==> flow/design.v <==
module pixel_sort_asc (
	 input clk, reset, soft_rst,
	 input enable, 
	 input      [15:0] Pixel_in1, Pixel_in2, Pixel_in3, Pixel_in4 , Pixel_in5 , Pixel_in6, Pixel_in7, Pixel_in8,
	 output reg [15:0] Pixel_out1, Pixel_out2, Pixel_out3, Pixel_out4 , Pixel_out5 , Pixel_out6, Pixel_out7, Pixel_out8,    output reg valid_out
);
integer i, j;
reg [15:0] array [1:8]; 
reg [15:0] temp;
reg [15:0] in1, in2, in3, in4, in5, in6, in7, in8;
always @(posedge clk)
 begin
 if (reset)
     begin
	  in1 <= 0;
	  in2 <= 0; 
	  in3 <= 0; 
	  in4 <=	0;
	  in5 <=	0; 
	  in6 <=	0; 
	  in7 <=	0; 
	  in8 <=	0; 
	  valid_out <= 0; 
		 Pixel_out1 <= 0;
		 Pixel_out2 <= 0;
		 Pixel_out3 <= 0;
		 Pixel_out4 <= 0;
		 Pixel_out5 <= 0;
		 Pixel_out6 <= 0;
		 Pixel_out7 <= 0;
		 Pixel_out8 <= 0; 
	  end 
	  else if(soft_rst)
		 begin 
	    in1 <=  0;
		 in2 <=  0; 
	    in3 <=  0; 
	    in4 <=	0;
	    in5 <=	0; 
	    in6 <=	0; 
	    in7 <=	0; 
	    in8 <=	0; 
	    valid_out <= 0; 
		 Pixel_out1 <= 0;
		 Pixel_out2 <= 0;
		 Pixel_out3 <= 0;
		 Pixel_out4 <= 0;
		 Pixel_out5 <= 0;
		 Pixel_out6 <= 0;
		 Pixel_out7 <= 0;
		 Pixel_out8 <= 0; 
       end
		 else  if(enable)
		 begin
       valid_out <= 1;
		in1<= Pixel_in1;
		in2<= Pixel_in2; 
		in3<= Pixel_in3; 
		in4<= Pixel_in4;  
		in5<=	Pixel_in5; 
		in6<=	Pixel_in6; 
		in7<=	Pixel_in7; 
		in8<=	Pixel_in8; 
		 Pixel_out1 <= array[8];
		 Pixel_out2 <= array[7];
		 Pixel_out3 <= array[6];
		 Pixel_out4 <= array[5];
		 Pixel_out5 <= array[4];
		 Pixel_out6 <= array[3];
		 Pixel_out7 <= array[2];
		 Pixel_out8 <= array[1];
	  	end
		 else begin
		 valid_out <= 0;
		 in1 <=  0;
		 in2 <=  0; 
	    in3 <=  0; 
	    in4 <=	0;
	    in5 <=	0; 
	    in6 <=	0; 
	    in7 <=	0; 
	    in8 <=	0; 
		 Pixel_out1 <= 0;
		 Pixel_out2 <= 0;
		 Pixel_out3 <= 0;
		 Pixel_out4 <= 0;
		 Pixel_out5 <= 0;
		 Pixel_out6 <= 0;
		 Pixel_out7 <= 0;
		 Pixel_out8 <= 0; 
       end	
 end 
 always @(*)
  begin
 if (reset)
     begin
		 array[1] =  0; 
		 array[2] =	 0;
		 array[3] =  0;
		 array[4] =  0;
		 array[5] =  0;
		 array[6] =  0;
		 array[7] =  0;
		 array[8] =  0;
	  end 
	  else if(soft_rst)
		 begin 
	    array[1] =  0; 
		 array[2] =	 0;
		 array[3] =  0;
		 array[4] =  0;
		 array[5] =  0;
		 array[6] =  0;
		 array[7] =  0;
		 array[8] =  0;
	     end
	else  begin
			 array[1] =  Pixel_in1; 
			 array[2] =	 Pixel_in2;
			 array[3] =  Pixel_in3;
			 array[4] =  Pixel_in4;
			 array[5] =  Pixel_in5;
			 array[6] =  Pixel_in6;
			 array[7] =  Pixel_in7;
			 array[8] =  Pixel_in8;
 for ( i= 8; i>0; i=i-1) begin
		for(j=1; j<i; j=j+1) begin 
		 if (array[j] < array[j + 1])
          begin
            temp = array[j];
            array[j] = array[j + 1];
            array[j + 1] = temp;
				end
		   end
		end
	end
 end 
endmodule 
**From RTL to reports: pixel_sort_asc**

Tool output for the design above, in the order of the flow.
Lines are those of the file above, counted from 1.
Operators: Yosys type, input widths -> output width; for muxes data width and select width s.
Cell names lack the library's common part.
The mark -- stands for no value.

- Top: pixel_sort_asc
- Clock input: clk
- Standard-cell library: sky130hd
- Timing corner: tt_025C_1v80

**Word level**

Source: Yosys, flattened and elaborated. Widths are those after wreduce. Registers that Yosys merges into a memory's read port (data or address) are not register bits. Print and check cells do not count. Equal cells are merged and count once.

- Bits in registers: 129
- Bits of input ports: 132

- Magnitude comparators: 28
- Muxes and demuxes: 57
- Bitwise operators: 1
- Reductions and logical operators: 2

Operators with widths:

| cell | number |
|---|---|
| $mux 16 | 56 |
| $lt 16x16->1 | 28 |
| $reduce_or 3->1 | 1 |
| $reduce_or 2->1 | 1 |
| $not 1->1 | 1 |
| $mux 1 | 1 |

**Logic depth**

Depth = most cells in a row (Yosys ltp): at word level without a register or memory, in the mapped netlist without a sequential cell, where the memories' decode and read muxes count.

- Depth after elaboration: 26
- ABC_AREA: 0
- Depth in mapped cells: 192

**Synthesis result**

Yosys stat after the flow's synthesis: flattened, memories mapped to cells. It holds for the ABC_AREA given above (unset counts as 0); a run with the other value may have another netlist.
Totals and module areas in this step are rounded.

- Synthesis area: 24200 sq um
- Cell count: 3571
- Area of sequential cells: 2582 sq um
- Buffer cells: 160
- Flip-flop cells: 129

Cells by type:

| type | number |
|---|---|
| ha_1 | 387 |
| dfxtp_1 | 129 |
| a21oi_1 | 431 |
| mux2i_1 | 197 |
| o21ai_0 | 347 |
| nor2_1 | 455 |
| nand2_1 | 364 |
| inv_1 | 279 |
| a21o_1 | 95 |
| nand4_1 | 79 |
| clkbuf_1 | 126 |
| a211oi_1 | 62 |
| mux2_2 | 28 |
| nor2b_1 | 45 |
| nand3_1 | 53 |
| nand2b_1 | 41 |
| o22ai_1 | 33 |
| nor3_1 | 34 |

Other cell types: 82; their cells: 386.

**Worst setup path after synthesis**

Path of least setup slack by OpenSTA after synthesis, without wires, with an ideal clock, recovery checks aside; 20% of the period is set as input and as output delay. Where synthesis merged equal registers, the netlist keeps one of their names.

- Kind: input -> register
- From: input Pixel_in2[1]
- To: register Pixel_out8[15]
- Data arrival time: 39397 ps
- Data required time: 37865 ps
- Delay of the path: 31932 ps
- Setup slack: -1533 ps
- Period: 38000 ps
- Driving pins on the path: 180
- Period reached after synthesis: 39533 ps

"delay of the path" = arrival - input delay + setup time.
"driving pins on the path": output pins that drive a net of the path, with the launching flip-flop's if there is one; two outputs of one cell count as two.
"period reached after synthesis" is the clock period less the worst setup slack; recovery checks do not enter. This is arithmetic on one report: input and output delays are still those of the set period (20% each).
Between the ends stands the longest chain of elaborated cells between them, by number of cells; it is not shown to be the way that was timed. Of several equally long chains one is given.
A line is the first line of the expression or statement that the cell stems from. Yosys adds cells for indexed reads and writes and turns some case tables into memories.
At most two assigning lines are given for a register; there are more.

- Cell sequence: inv_1 -> ha_1 -> a2111o_1 -> a311o_1 -> nor2_1 -> clkbuf_1 -> clkbuf_1 -> nor2_1 -> a21oi_1 -> inv_1 -> ha_1 -> a21oi_1 -> o21ai_1 -> a211o_1 -> or3_1 -> o31ai_4 -> clkbuf_1 -> clkbuf_1 -> (+144 left out) -> a21oi_1 -> inv_1 -> o41ai_4 -> buf_4 -> mux2i_1 -> ha_1 -> nor2b_1 -> o21ai_0 -> nand2b_1 -> a21oi_1 -> nor2b_1 -> o21ai_0 -> nand2b_1 -> a221oi_1 -> o21ai_1 -> nor2_2 -> buf_2 -> o22ai_1
- Cells in the longest elaborated chain: 26
- Elaborated cells between the ends (all ways): 77
- Those cells by class: 28 x compare; 49 x mux

RTL lines, path post-synthesis:

| what | RTL line | text |
|---|---|---|
| from (decl) | 4 | `input [15:0] Pixel_in1, Pixel_in2, Pixel_in3, Pixel_in4 , Pixel_in5 , Pixel_in6, Pixel_in7, Pixel_in8,` |
| $lt 16x16->1 | 128 | `if (array[j] < array[j + 1])` |
| $mux 16 | 128 |  |
| $lt 16x16->1 | 128 |  |
| $mux 16 | 128 |  |
| $lt 16x16->1 | 128 |  |
| $mux 16 | 128 |  |
| $lt 16x16->1 | 128 |  |
| (+12 left out) | -- |  |
| $mux 16 | 128 |  |
| $lt 16x16->1 | 128 |  |
| $mux 16 | 128 |  |
| $lt 16x16->1 | 128 |  |
| $mux 16 | 128 |  |
| $lt 16x16->1 | 128 |  |
| $mux 16 | 128 |  |
| to (assign) | 71 | `Pixel_out8 <= array[1];` |
| to (assign) | 90 | `Pixel_out8 <= 0;` |
| to (decl) | 5 | `output reg [15:0] Pixel_out1, Pixel_out2, Pixel_out3, Pixel_out4 , Pixel_out5 , Pixel_out6, Pixel_out7, Pixel_ ...` |

**Worst path after layout**

Path of least setup slack in the final report of run B (OpenROAD, finished layout, wires in). Where an end is a register, its clock arrival counts in the times.
The path's times are printed in steps of 10 ps; the period is the one set.

- Kind: input -> register
- From: input Pixel_in2[1]
- To: register Pixel_out8[2]
- Period: 38000 ps
- Setup slack: 2060 ps
- Driving pins on the path: 186
- Data arrival time: 36290 ps
- Data required time: 38350 ps

Between the ends stands the longest chain of elaborated cells between them, by number of cells; it is not shown to be the way that was timed. Of several equally long chains one is given.
At most two assigning lines are given for a register; there are more.

- Cell sequence: buf_12 -> inv_16 -> ha_4 -> a2111o_1 -> a311o_2 -> nor2_4 -> buf_8 -> buf_6 -> nor2_1 -> a21oi_2 -> inv_2 -> ha_4 -> and4_4 -> a211o_1 -> or3_4 -> o31ai_4 -> buf_6 -> buf_8 -> (+150 left out) -> o21ai_1 -> nand2b_1 -> a21oi_2 -> inv_2 -> o41ai_4 -> buf_6 -> buf_12 -> mux2i_1 -> ha_1 -> nand4_1 -> nor2_2 -> o211ai_1 -> inv_1 -> o311a_1 -> buf_2 -> nor2_4 -> buf_4 -> a211oi_2
- Cells in the longest elaborated chain: 26
- Elaborated cells between the ends (all ways): 77
- Those cells by class: 28 x compare; 49 x mux

RTL lines, path post-layout:

| what | RTL line | text |
|---|---|---|
| from (decl) | 4 | `input [15:0] Pixel_in1, Pixel_in2, Pixel_in3, Pixel_in4 , Pixel_in5 , Pixel_in6, Pixel_in7, Pixel_in8,` |
| $lt 16x16->1 | 128 | `if (array[j] < array[j + 1])` |
| $mux 16 | 128 |  |
| $lt 16x16->1 | 128 |  |
| $mux 16 | 128 |  |
| $lt 16x16->1 | 128 |  |
| $mux 16 | 128 |  |
| $lt 16x16->1 | 128 |  |
| (+12 left out) | -- |  |
| $mux 16 | 128 |  |
| $lt 16x16->1 | 128 |  |
| $mux 16 | 128 |  |
| $lt 16x16->1 | 128 |  |
| $mux 16 | 128 |  |
| $lt 16x16->1 | 128 |  |
| $mux 16 | 128 |  |
| to (assign) | 71 | `Pixel_out8 <= array[1];` |
| to (assign) | 90 | `Pixel_out8 <= 0;` |
| to (decl) | 5 | `output reg [15:0] Pixel_out1, Pixel_out2, Pixel_out3, Pixel_out4 , Pixel_out5 , Pixel_out6, Pixel_out7, Pixel_ ...` |

==> results <==
pixel_sort_asc through Yosys and OpenROAD on sky130hd: 6 stored runs, unordered, with their settings and measured results. The constraints put input and output delay at 20% of the set period each and load the outputs with 0.01 pF.
The measured numbers are rounded.

### Run A

Settings: `ABC_AREA=1`, `CAP_MARGIN=40`, `CELL_PAD_IN_SITES_DETAIL_PLACEMENT=2`, `CELL_PAD_IN_SITES_GLOBAL_PLACEMENT=3`, `CORE_UTILIZATION=55`, `CTS_CLUSTER_DIAMETER=87`, `CTS_CLUSTER_SIZE=19`, `MAX_ROUTING_LAYER=met4`, `SETUP_SLACK_MARGIN=5.0`, `SLEW_MARGIN=20`, `period_ns=41.2`, `CORE_MARGIN=2`

Unfinished; error GPL-0301 in placement.

### Run B

Settings: `GPL_ROUTABILITY_DRIVEN=0`, `GPL_TIMING_DRIVEN=0`, `SETUP_SLACK_MARGIN=5.0`, `period_ns=38.0`, `CAP_MARGIN=20`, `CORE_MARGIN=2`, `CORE_UTILIZATION=40`, `SLEW_MARGIN=20`

- Total negative slack on setup checks: 0 ps
- Area of the standard cells in the finished layout: 37580 sq um
- Worst-case hold slack: 7806 ps
- Chip area in the Yosys report: 24200 sq um
- Setup slack of the critical path: 2061 ps
- Overall die area: 62480 sq um

### Run C

Settings: `CELL_PAD_IN_SITES_DETAIL_PLACEMENT=1`, `CORE_ASPECT_RATIO=1.98`, `CORE_UTILIZATION=56`, `GPL_ROUTABILITY_DRIVEN=0`, `GPL_TIMING_DRIVEN=0`, `HOLD_SLACK_MARGIN=0.13`, `PLACE_DENSITY_LB_ADDON=0.28`, `SETUP_SLACK_MARGIN=5.0`, `TNS_END_PERCENT=70`, `period_ns=32.8`, `CAP_MARGIN=20`, `CORE_MARGIN=2`, `SLEW_MARGIN=20`

Unfinished; error DPL-0033 in clock tree synthesis.

### Run D

Settings: `ABC_AREA=1`, `CELL_PAD_IN_SITES_DETAIL_PLACEMENT=1`, `CORE_ASPECT_RATIO=1.98`, `CORE_UTILIZATION=56`, `GPL_ROUTABILITY_DRIVEN=0`, `GPL_TIMING_DRIVEN=1`, `HOLD_SLACK_MARGIN=0.13`, `MAX_ROUTING_LAYER=met4`, `PLACE_DENSITY_LB_ADDON=0.28`, `SETUP_SLACK_MARGIN=5.0`, `TNS_END_PERCENT=70`, `period_ns=32.8`, `CAP_MARGIN=20`, `CORE_MARGIN=2`, `SLEW_MARGIN=20`

Unfinished; error DPL-0033 in placement.

### Run E

Settings: `CELL_PAD_IN_SITES_DETAIL_PLACEMENT=2`, `CORE_MARGIN=10`, `CORE_UTILIZATION=53`, `GPL_ROUTABILITY_DRIVEN=0`, `GPL_TIMING_DRIVEN=0`, `MIN_ROUTING_LAYER=met1`, `PLACE_DENSITY=0.64`, `SETUP_SLACK_MARGIN=4.76`, `period_ns=38.6`, `CAP_MARGIN=20`, `SLEW_MARGIN=20`

Unfinished; error DPL-0033 in placement.

### Run F

Settings: `CELL_PAD_IN_SITES_GLOBAL_PLACEMENT=1`, `CORE_MARGIN=9`, `CORE_UTILIZATION=43`, `GPL_TIMING_DRIVEN=0`, `SETUP_SLACK_MARGIN=-0.91`, `SLEW_MARGIN=25`, `TNS_END_PERCENT=15`, `period_ns=36.9`, `CAP_MARGIN=20`

- Setup slack of the critical path: -571 ps
- Chip area in the Yosys report: 24200 sq um
- Worst-case hold slack: 7604 ps
- Total negative slack on setup checks: -15370 ps
- Overall die area: 65130 sq um
- Area of the standard cells in the finished layout: 32580 sq um
